==> flow/design.v <==
module mult32x32_fsm (
    input logic clk,               
    input logic reset,             
    input logic start,             
    output logic busy,             
    output logic [1:0] a_sel,      
    output logic b_sel,            
    output logic [2:0] shift_sel,  
    output logic upd_prod,         
    output logic clr_prod          
);
	typedef enum { idle, handle1, handle2, handle3, handle4, handle5, handle6, handle7, handle8} sm_type;
	sm_type current_state;
	sm_type next_state;
	always_ff @(posedge clk, posedge reset) begin
		if (reset== 1'b1) begin
			current_state <=idle;
		end
		else begin
			current_state <= next_state;
		end
	end
	always_comb begin
		next_state= current_state;
		busy=1'b1;
		upd_prod= 1'b1;
		clr_prod= 1'b0;
		a_sel= 2'b0;
		b_sel= 1'b0;
		shift_sel= 3'b0;
		case(current_state)
			idle: begin
				if(start== 1'b0) begin
					next_state=idle;
					busy=1'b0;
					upd_prod=1'b0;
				end
				else begin
					next_state=handle1;
					busy=1'b0;
					upd_prod=1'b0;
					clr_prod=1'b1;
				end
			end
			handle1: begin
				next_state= handle2;
				a_sel=2'b0;
				b_sel=1'b0;
				shift_sel=3'b0;
			end
			handle2: begin
				next_state= handle3;
				a_sel=2'b01;
				b_sel=1'b0;
				shift_sel=3'b001;
			end
			handle3: begin
				next_state= handle4;
				a_sel=2'b10;
				b_sel=1'b0;
				shift_sel=3'b010;
			end
			handle4: begin
				next_state= handle5;
				a_sel=2'b11;
				b_sel=1'b0;
				shift_sel=3'b011;
			end
			handle5: begin
				next_state= handle6;
				a_sel=2'b0;
				b_sel=1'b1;
				shift_sel=3'b010;
			end
			handle6: begin
				next_state= handle7;
				a_sel=2'b01;
				b_sel=1'b1;
				shift_sel=3'b011;
			end
			handle7: begin
				next_state= handle8;
				a_sel=2'b10;
				b_sel=1'b1;
				shift_sel=3'b100;
			end
			handle8: begin
				next_state= idle;
				a_sel=2'b11;
				b_sel=1'b1;
				shift_sel=3'b101;
			end
		endcase
	end
endmodule
module mult32x32_arith (
    input logic clk,              
    input logic reset,            
    input logic [31:0] a,         
    input logic [31:0] b,         
    input logic [1:0] a_sel,      
    input logic b_sel,            
    input logic [2:0] shift_sel,  
    input logic upd_prod,         
    input logic clr_prod,         
    output logic [63:0] product   
);
logic [15:0] out16;
logic [7:0] out8;
always_comb begin
	case(a_sel)
		2'b00: out8 = a[7:0];
		2'b01: out8 = a[15:8];
		2'b10: out8 = a[23:16];
		2'b11: out8 = a[31:24];
	endcase
end
always_comb begin
	case(b_sel)
		1'b0: out16 = b[15:0];
		1'b1: out16 = b[31:16];
	endcase
end
logic [23:0] mult;
always_comb begin
	mult = out16 * out8;
end
logic [63:0] shifted;
always_comb begin
	shifted = 64'b0;
	case(shift_sel)
		3'b000: shifted = mult;
		3'b001: shifted = mult << 8; 
		3'b010: shifted = mult << 16;
		3'b011: shifted = mult << 24;
		3'b100: shifted = mult << 32;
		3'b101: shifted = mult << 40;
	endcase
end
always_ff @(posedge clk, posedge reset) begin
	if(reset == 1'b1) begin 
		product <= 64'b0;
	end
	else begin
		if(clr_prod == 1'b1) begin
			product <= 64'b0;
		end
		else if (upd_prod == 1'b1) begin
			product <= product + shifted;
		end
	end
end
endmodule
module mult32x32 (
    input logic clk,             
    input logic reset,           
    input logic start,           
    input logic [31:0] a,        
    input logic [31:0] b,        
    output logic busy,           
    output logic [63:0] product  
);
logic [1:0] a_sel;
logic b_sel;
logic [2:0] shift_sel;
logic upd_prod;
logic clr_prod;
mult32x32_fsm fsm(
	.clk(clk),
	.reset(reset),
	.start(start),
	.busy(busy),
	.a_sel(a_sel),
	.b_sel(b_sel),
	.shift_sel(shift_sel),
	.upd_prod(upd_prod),
	.clr_prod(clr_prod)
);
mult32x32_arith arith(
	.clk(clk),
	.reset(reset),
	.a(a),
	.b(b),
	.a_sel(a_sel),
	.b_sel(b_sel),
	.shift_sel(shift_sel),
	.upd_prod(upd_prod),
	.clr_prod(clr_prod),
	.product(product)
);
endmodule
Ticket comment

From RTL to reports: mult32x32
Tool output for the design above before and after an edit, in the order of the flow.
Lines under "before" count in the file above, lines under "after" in the edited file.
"diff" is "after" less "before", of the values as shown.
Library cell names are shortened.
{ "inputs": {"design": "mult32x32", "clock_port": "clk", "library": "sky130hd", "corner": "tt_025C_1v80"} }

Edit of the RTL
Unified diff, file above to edited file.
This change comes from a script, not from a designer. The edited design behaves differently; no optimisation was intended.
begin of diff
@@ -147,5 +147,5 @@
 		end
 		else if (upd_prod == 1'b1) begin
-			product <= product + shifted;
+			product <= product ^ shifted;
 		end
 	end
end of diff

Word-level counts
Source: Yosys, flattened and elaborated, memories not mapped. Widths are those after wreduce. Registers that Yosys merges into a memory's read port (data or address) are not register bits. Print and check cells do not count.
{ "word_totals": {"columns": ["item", "before", "after", "diff"], "rows": [
  ["register_bits", 96, 96, 0]
]} }
{ "op_classes": {"columns": ["item", "before", "after", "diff"], "rows": [
  ["addsub", 1, 0, -1],
  ["multipliers", 1, 1, 0],
  ["equal", 16, 16, 0],
  ["muxes", 13, 13, 0],
  ["bitwise", 1, 2, 1],
  ["n_reduce_logical", 11, 11, 0]
]} }
{ "ops": {"columns": ["operator", "before", "after", "diff"], "rows": [
  ["64-bit adder", 1, 0, -1],
  ["64-bit bitwise XOR", 0, 1, 1],
  ["1-bit 2-to-1 mux", 5, 5, 0],
  ["2-bit OR reduction", 5, 5, 0],
  ["32-bit by 3-bit == test with 1-bit output (second input constant)", 4, 4, 0],
  ["2-bit == test (second input constant)", 2, 2, 0],
  ["3-bit by 2-bit == test with 1-bit output (second input constant)", 2, 2, 0],
  ["3-bit == test (second input constant)", 2, 2, 0],
  ["32-bit by 2-bit == test with 1-bit output (second input constant)", 2, 2, 0],
  ["64-bit 2-to-1 mux", 2, 2, 0],
  ["2-bit by 1-bit == test with 1-bit output (second input constant)", 1, 1, 0],
  ["3-bit by 1-bit == test with 1-bit output (second input constant)", 1, 1, 0],
  ["32-bit by 1-bit == test with 1-bit output (second input constant)", 1, 1, 0],
  ["32-bit by 4-bit == test with 1-bit output (second input constant)", 1, 1, 0],
  ["2-bit zero test", 1, 1, 0],
  ["3-bit zero test", 1, 1, 0],
  ["32-bit zero test", 1, 1, 0],
  ["16-bit by 8-bit multiplier with 24-bit output", 1, 1, 0],
  ["1-bit inverter", 1, 1, 0],
  ["16-bit parallel mux with 2-bit select", 1, 1, 0],
  ["2-bit parallel mux with 3-bit select", 1, 1, 0],
  ["3-bit parallel mux with 5-bit select", 1, 1, 0],
  ["32-bit parallel mux with 9-bit select", 1, 1, 0],
  ["64-bit parallel mux with 6-bit select", 1, 1, 0],
  ["8-bit parallel mux with 4-bit select", 1, 1, 0],
  ["2-bit nonzero test", 1, 1, 0],
  ["9-bit nonzero test", 1, 1, 0],
  ["4-bit OR reduction", 1, 1, 0]
]} }

Logic depth
Depth = most cells in a row (Yosys ltp): at word level without a register or memory, in the mapped netlist without a sequential cell, where the memories' decode and read muxes count.
{ "depth": {"columns": ["item", "before", "after", "diff"], "rows": [
  ["word_depth", 10, 10, 0],
  ["ABC_AREA", "0", "0", null],
  ["mapped_depth", 39, 27, -12],
  ["mapped_depth_nobuf", 35, 22, -13]
]} }

Synthesis result
The flow's flattened synthesis, as Yosys stat reports it; memories are mapped. The netlist is that of the ABC_AREA named above (0 if unset); the other value can give another one.
{ "synth_totals": {"columns": ["item", "before", "after", "diff"], "rows": [
  ["cell_count", 1490, 905, -585],
  ["mapped_area_um2", 11561.1, 8042.7, -3518.4],
  ["seq_area_um2", 1828.0, 1828.0, 0.0],
  ["ffs", 73, 73, 0],
  ["n_buf", 65, 44, -21]
]} }
{ "types": {"columns": ["cell", "before", "after", "diff"], "rows": [
  ["o21ai_0", 105, 29, -76],
  ["a21oi_1", 86, 14, -72],
  ["nand2_1", 153, 83, -70],
  ["nor2_1", 195, 129, -66],
  ["ha_1", 107, 44, -63],
  ["mux2i_1", 18, 67, 49],
  ["a21o_1", 53, 11, -42],
  ["xnor2_1", 41, 12, -29],
  ["xor2_1", 30, 5, -25],
  ["o22ai_1", 25, 1, -24],
  ["a222oi_1", 0, 22, 22],
  ["clkbuf_1", 52, 31, -21],
  ["nand3b_1", 21, 1, -20],
  ["o21bai_1", 20, 2, -18],
  ["inv_1", 128, 111, -17],
  ["nand4_1", 21, 4, -17],
  ["nor3_1", 20, 8, -12],
  ["a211oi_1", 13, 2, -11]
]} }
The list need not be complete.
By module: a second synthesis without flattening, with its own total; a netlist apart from the flattened one above.
{ "unflattened": {"columns": ["item", "before", "after", "diff"], "rows": [
  ["hier_cells", 1469, 1011, -458],
  ["area_unflattened_um2", 11788.8, 8623.3, -3165.5]
]} }
Rows give one instance, submodules left out.
{ "by_module_before": {"columns": ["mod", "n_inst", "n_cells", "mod_area_um2", "mod_seq_area_um2"], "rows": [
  ["mult32x32_arith", 1, 1449, 11489.8, 1601.5],
  ["mult32x32_fsm", 1, 20, 299.0, 226.5],
  ["mult32x32", 1, 0, 0.0, 0.0]
]} }
{ "by_module_after": {"columns": ["mod", "n_inst", "n_cells", "mod_area_um2", "mod_seq_area_um2"], "rows": [
  ["mult32x32_arith", 1, 991, 8324.2, 1601.5],
  ["mult32x32_fsm", 1, 20, 299.0, 226.5],
  ["mult32x32", 1, 0, 0.0, 0.0]
]} }

Timing after synthesis
OpenSTA on the mapped netlist: ideal clock, no wires. The path of least setup slack (recovery checks aside). Input and output delay are each 20% of the period. Register names are those of the netlist, which keeps one name where synthesis merged equal registers.
{ "synth_timing": {"columns": ["item", "before", "after", "diff"], "rows": [
  ["kind", "input to register", "input to register", null],
  ["start", "input a[23]", "input a[2]", null],
  ["end", "register (no name shown)", "register (no name shown)", null],
  ["tclk_ps", 12000, 12000, 0],
  ["in_delay_ps", 2400, 2400, 0],
  ["arrival_ps", 9518, 7463, -2055],
  ["t_required_ps", 11878, 11921, 43],
  ["slack_ps", 2361, 4458, 2097],
  ["path_delay_ps", 7240, 5142, -2098],
  ["path_stages", 30, 20, -10],
  ["path_buffers", 2, 2, 0],
  ["synth_period_reached_ps", 9639, 7542, -2097]
]} }
"path_delay_ps" is the arrival time less input delay plus setup time.
"path_stages": output pins that drive a net of the path, with the launching flip-flop's if there is one; two outputs of one cell count as two.
"synth_period_reached_ps" is the clock period less the worst setup slack; recovery checks do not enter. This is arithmetic on one report: input and output delays are still those of the set period (20% each).
Between the ends stands the longest chain of elaborated cells between them, by number of cells; it is not shown to be the way that was timed. Of several equally long chains one is given.
A line is the first line of the expression or statement that the cell stems from. Yosys adds cells for indexed reads and writes and turns some case tables into memories.
{ "synth_via_before": {"path_cell_list": "nand2_1 nand2_1 o21ai_1 clkbuf_1 nor2_1 fa_1 fa_1 fa_1 inv_1 fa_1 inv_1 ha_1 o21a_1 o21ai_0 nor3b_2 nor4_1 o31ai_1 nor4_1 a211oi_1 o2bb2a_1 o22ai_1 ha_1 clkbuf_1 nand4_1 or3_1 a211o_1 a211oi_2 o21ai_1 a21o_1 a32o_1", "elab_chain_cells": 6, "cone_cells": 6, "cone_lines": 6, "cone_classes": "add/sub: 1; mul: 1; mux: 4"} }
{ "synth_rtl_before": {"columns": ["item", "line_no", "text"], "rows": [
  ["start, declared", 158, "input logic [31:0] a,"],
  ["8-bit parallel mux with 4-bit select", 111, "case(a_sel)"],
  ["16-bit by 8-bit multiplier with 24-bit output", 126, "mult = out16 * out8;"],
  ["64-bit parallel mux with 6-bit select", 131, "case(shift_sel)"],
  ["64-bit adder", 149, null],
  ["64-bit 2-to-1 mux", 148, "else if (upd_prod == 1'b1) begin"],
  ["64-bit 2-to-1 mux", 145, "if(clr_prod == 1'b1) begin"],
  ["end, assigned", 146, null],
  ["end, assigned", 149, null],
  ["end, declared", 106, null]
]} }
{ "synth_via_after": {"path_cell_list": "mux2_2 o21ai_1 clkbuf_1 nor2_1 fa_1 fa_1 fa_1 inv_1 fa_1 inv_1 ha_1 buf_6 a21o_1 a2111oi_4 o31a_1 nor2_1 a21o_1 xor2_1 a222oi_1 mux2i_1", "elab_chain_cells": 6, "cone_cells": 6, "cone_lines": 6, "cone_classes": "mul: 1; mux: 4; logic: 1"} }
{ "synth_rtl_after": {"columns": ["item", "line_no", "text"], "rows": [
  ["start, declared", 158, "input logic [31:0] a,"],
  ["8-bit parallel mux with 4-bit select", 111, "case(a_sel)"],
  ["16-bit by 8-bit multiplier with 24-bit output", 126, "mult = out16 * out8;"],
  ["64-bit parallel mux with 6-bit select", 131, "case(shift_sel)"],
  ["64-bit bitwise XOR", 149, null],
  ["64-bit 2-to-1 mux", 148, "else if (upd_prod == 1'b1) begin"],
  ["64-bit 2-to-1 mux", 145, "if(clr_prod == 1'b1) begin"],
  ["end, assigned", 146, null],
  ["end, assigned", 149, null],
  ["end, declared", 106, null]
]} }

Path in the finished layout
Path of least setup slack in the final report of the runs of set A (OpenROAD, finished layout, wires in). Where an end is a register, its clock arrival counts in the times.
The report prints the path's times to 10 ps; the period is as set.
{ "layout_timing": {"columns": ["item", "before", "after", "diff"], "rows": [
  ["kind", "input to register", "input to register", null],
  ["start", "input a[15]", "input a[7]", null],
  ["end", "register (no name shown)", "register (no name shown)", null],
  ["tclk_ps", 11000, 11000, 0],
  ["in_delay_ps", 2200, 2200, 0],
  ["arrival_ps", 10620, 8270, -2350],
  ["t_required_ps", 11190, 11190, 0],
  ["slack_ps", 560, 2920, 2360],
  ["path_stages", 35, 21, -14],
  ["path_buffers", 4, 1, -3]
]} }
Between the ends stands the longest chain of elaborated cells between them, by number of cells; it is not shown to be the way that was timed. Of several equally long chains one is given.
{ "layout_via_before": {"path_cell_list": "clkdlybuf4s50_1 nand2_1 nand3_1 o21ai_1 buf_4 or2_2 fa_1 fa_1 inv_1 fa_1 inv_1 fa_1 inv_1 ha_1 buf_4 o21a_1 o21ai_0 nor3b_2 nor4_1 o31ai_1 nor4_1 a211oi_1 buf_4 o2bb2a_1 o22ai_1 ha_1 a21o_1 a21o_1 a211oi_1 a2bb2oi_1 a21oi_2 o41ai_4 a31oi_1 xnor2_1 o21ai_0", "elab_chain_cells": 6, "cone_cells": 6, "cone_lines": 6, "cone_classes": "add/sub: 1; mul: 1; mux: 4"} }
{ "layout_rtl_before": {"columns": ["item", "line_no", "text"], "rows": [
  ["start, declared", 158, "input logic [31:0] a,"],
  ["8-bit parallel mux with 4-bit select", 111, "case(a_sel)"],
  ["16-bit by 8-bit multiplier with 24-bit output", 126, "mult = out16 * out8;"],
  ["64-bit parallel mux with 6-bit select", 131, "case(shift_sel)"],
  ["64-bit adder", 149, null],
  ["64-bit 2-to-1 mux", 148, "else if (upd_prod == 1'b1) begin"],
  ["64-bit 2-to-1 mux", 145, "if(clr_prod == 1'b1) begin"],
  ["end, assigned", 146, null],
  ["end, assigned", 149, null],
  ["end, declared", 106, null]
]} }
{ "layout_via_after": {"path_cell_list": "clkdlybuf4s50_1 mux2i_1 nand2_1 nand2_1 or2_2 fa_1 fa_1 inv_1 fa_1 inv_1 fa_1 inv_1 ha_1 a21o_1 a2111oi_4 o31a_1 o31a_2 xnor2_1 a221oi_1 nand3_1 o21ai_0", "elab_chain_cells": 6, "cone_cells": 6, "cone_lines": 6, "cone_classes": "mul: 1; mux: 4; logic: 1"} }
{ "layout_rtl_after": {"columns": ["item", "line_no", "text"], "rows": [
  ["start, declared", 158, "input logic [31:0] a,"],
  ["8-bit parallel mux with 4-bit select", 111, "case(a_sel)"],
  ["16-bit by 8-bit multiplier with 24-bit output", 126, "mult = out16 * out8;"],
  ["64-bit parallel mux with 6-bit select", 131, "case(shift_sel)"],
  ["64-bit bitwise XOR", 149, null],
  ["64-bit 2-to-1 mux", 148, "else if (upd_prod == 1'b1) begin"],
  ["64-bit 2-to-1 mux", 145, "if(clr_prod == 1'b1) begin"],
  ["end, assigned", 146, null],
  ["end, assigned", 149, null],
  ["end, declared", 106, null]
]} }

Measured runs
Runs of the flow (Yosys, OpenROAD) on both versions; the two runs of a pair have the same settings. The constraints put input and output delay at 20% of the set period each and load the outputs with 0.01 pF.
{ "flow_settings_set_A": {"CORE_UTILIZATION": 40, "period_ns": 11.0, "CAP_MARGIN": 20, "CORE_MARGIN": 2, "SLEW_MARGIN": 20} }
{ "measured_set_A": {"columns": ["item", "before", "after", "diff"], "rows": [
  ["synth_area_um2", 11561.1, 8042.7, -3518.4],
  ["die_footprint_um2", 30277.7, 21257.6, -9020.1],
  ["post_route_stdcell_area_um2", 13957.1, 9915.8, -4041.3],
  ["finish.utilization_frac", 0.489, 0.506, 0.017],
  ["ws_setup_ps", 563, 2922, 2359],
  ["fin_tns_ps", 0, 0, 0],
  ["hold_ws_ps", 355, 352, -3],
  ["achieved_clock_period_ps", 10437, 8078, -2359]
]} }
{ "flow_settings_set_B": {"CAP_MARGIN": 35, "CORE_UTILIZATION": 24, "HOLD_SLACK_MARGIN": 0.13, "PLACE_DENSITY_LB_ADDON": 0.04, "SLEW_MARGIN": 15, "TNS_END_PERCENT": 15, "period_ns": 16.1, "CORE_MARGIN": 2} }
{ "measured_set_B": {"columns": ["item", "before", "after", "diff"], "rows": [
  ["synth_area_um2", 11561.1, 8042.7, -3518.4],
  ["die_footprint_um2", 49943.3, 34991.4, -14951.9],
  ["post_route_stdcell_area_um2", 13964.6, 10281.1, -3683.5],
  ["finish.utilization_frac", 0.293, 0.309, 0.016],
  ["ws_setup_ps", 4347, 6923, 2576],
  ["fin_tns_ps", 0, 0, 0],
  ["hold_ws_ps", 352, 354, 2],
  ["achieved_clock_period_ps", 11753, 9177, -2576]
]} }
"achieved_clock_period_ps": clock period set for the run, less the worst setup slack. It is reckoned from that one timing run; input and output delays stay at 20% of the period that was set.
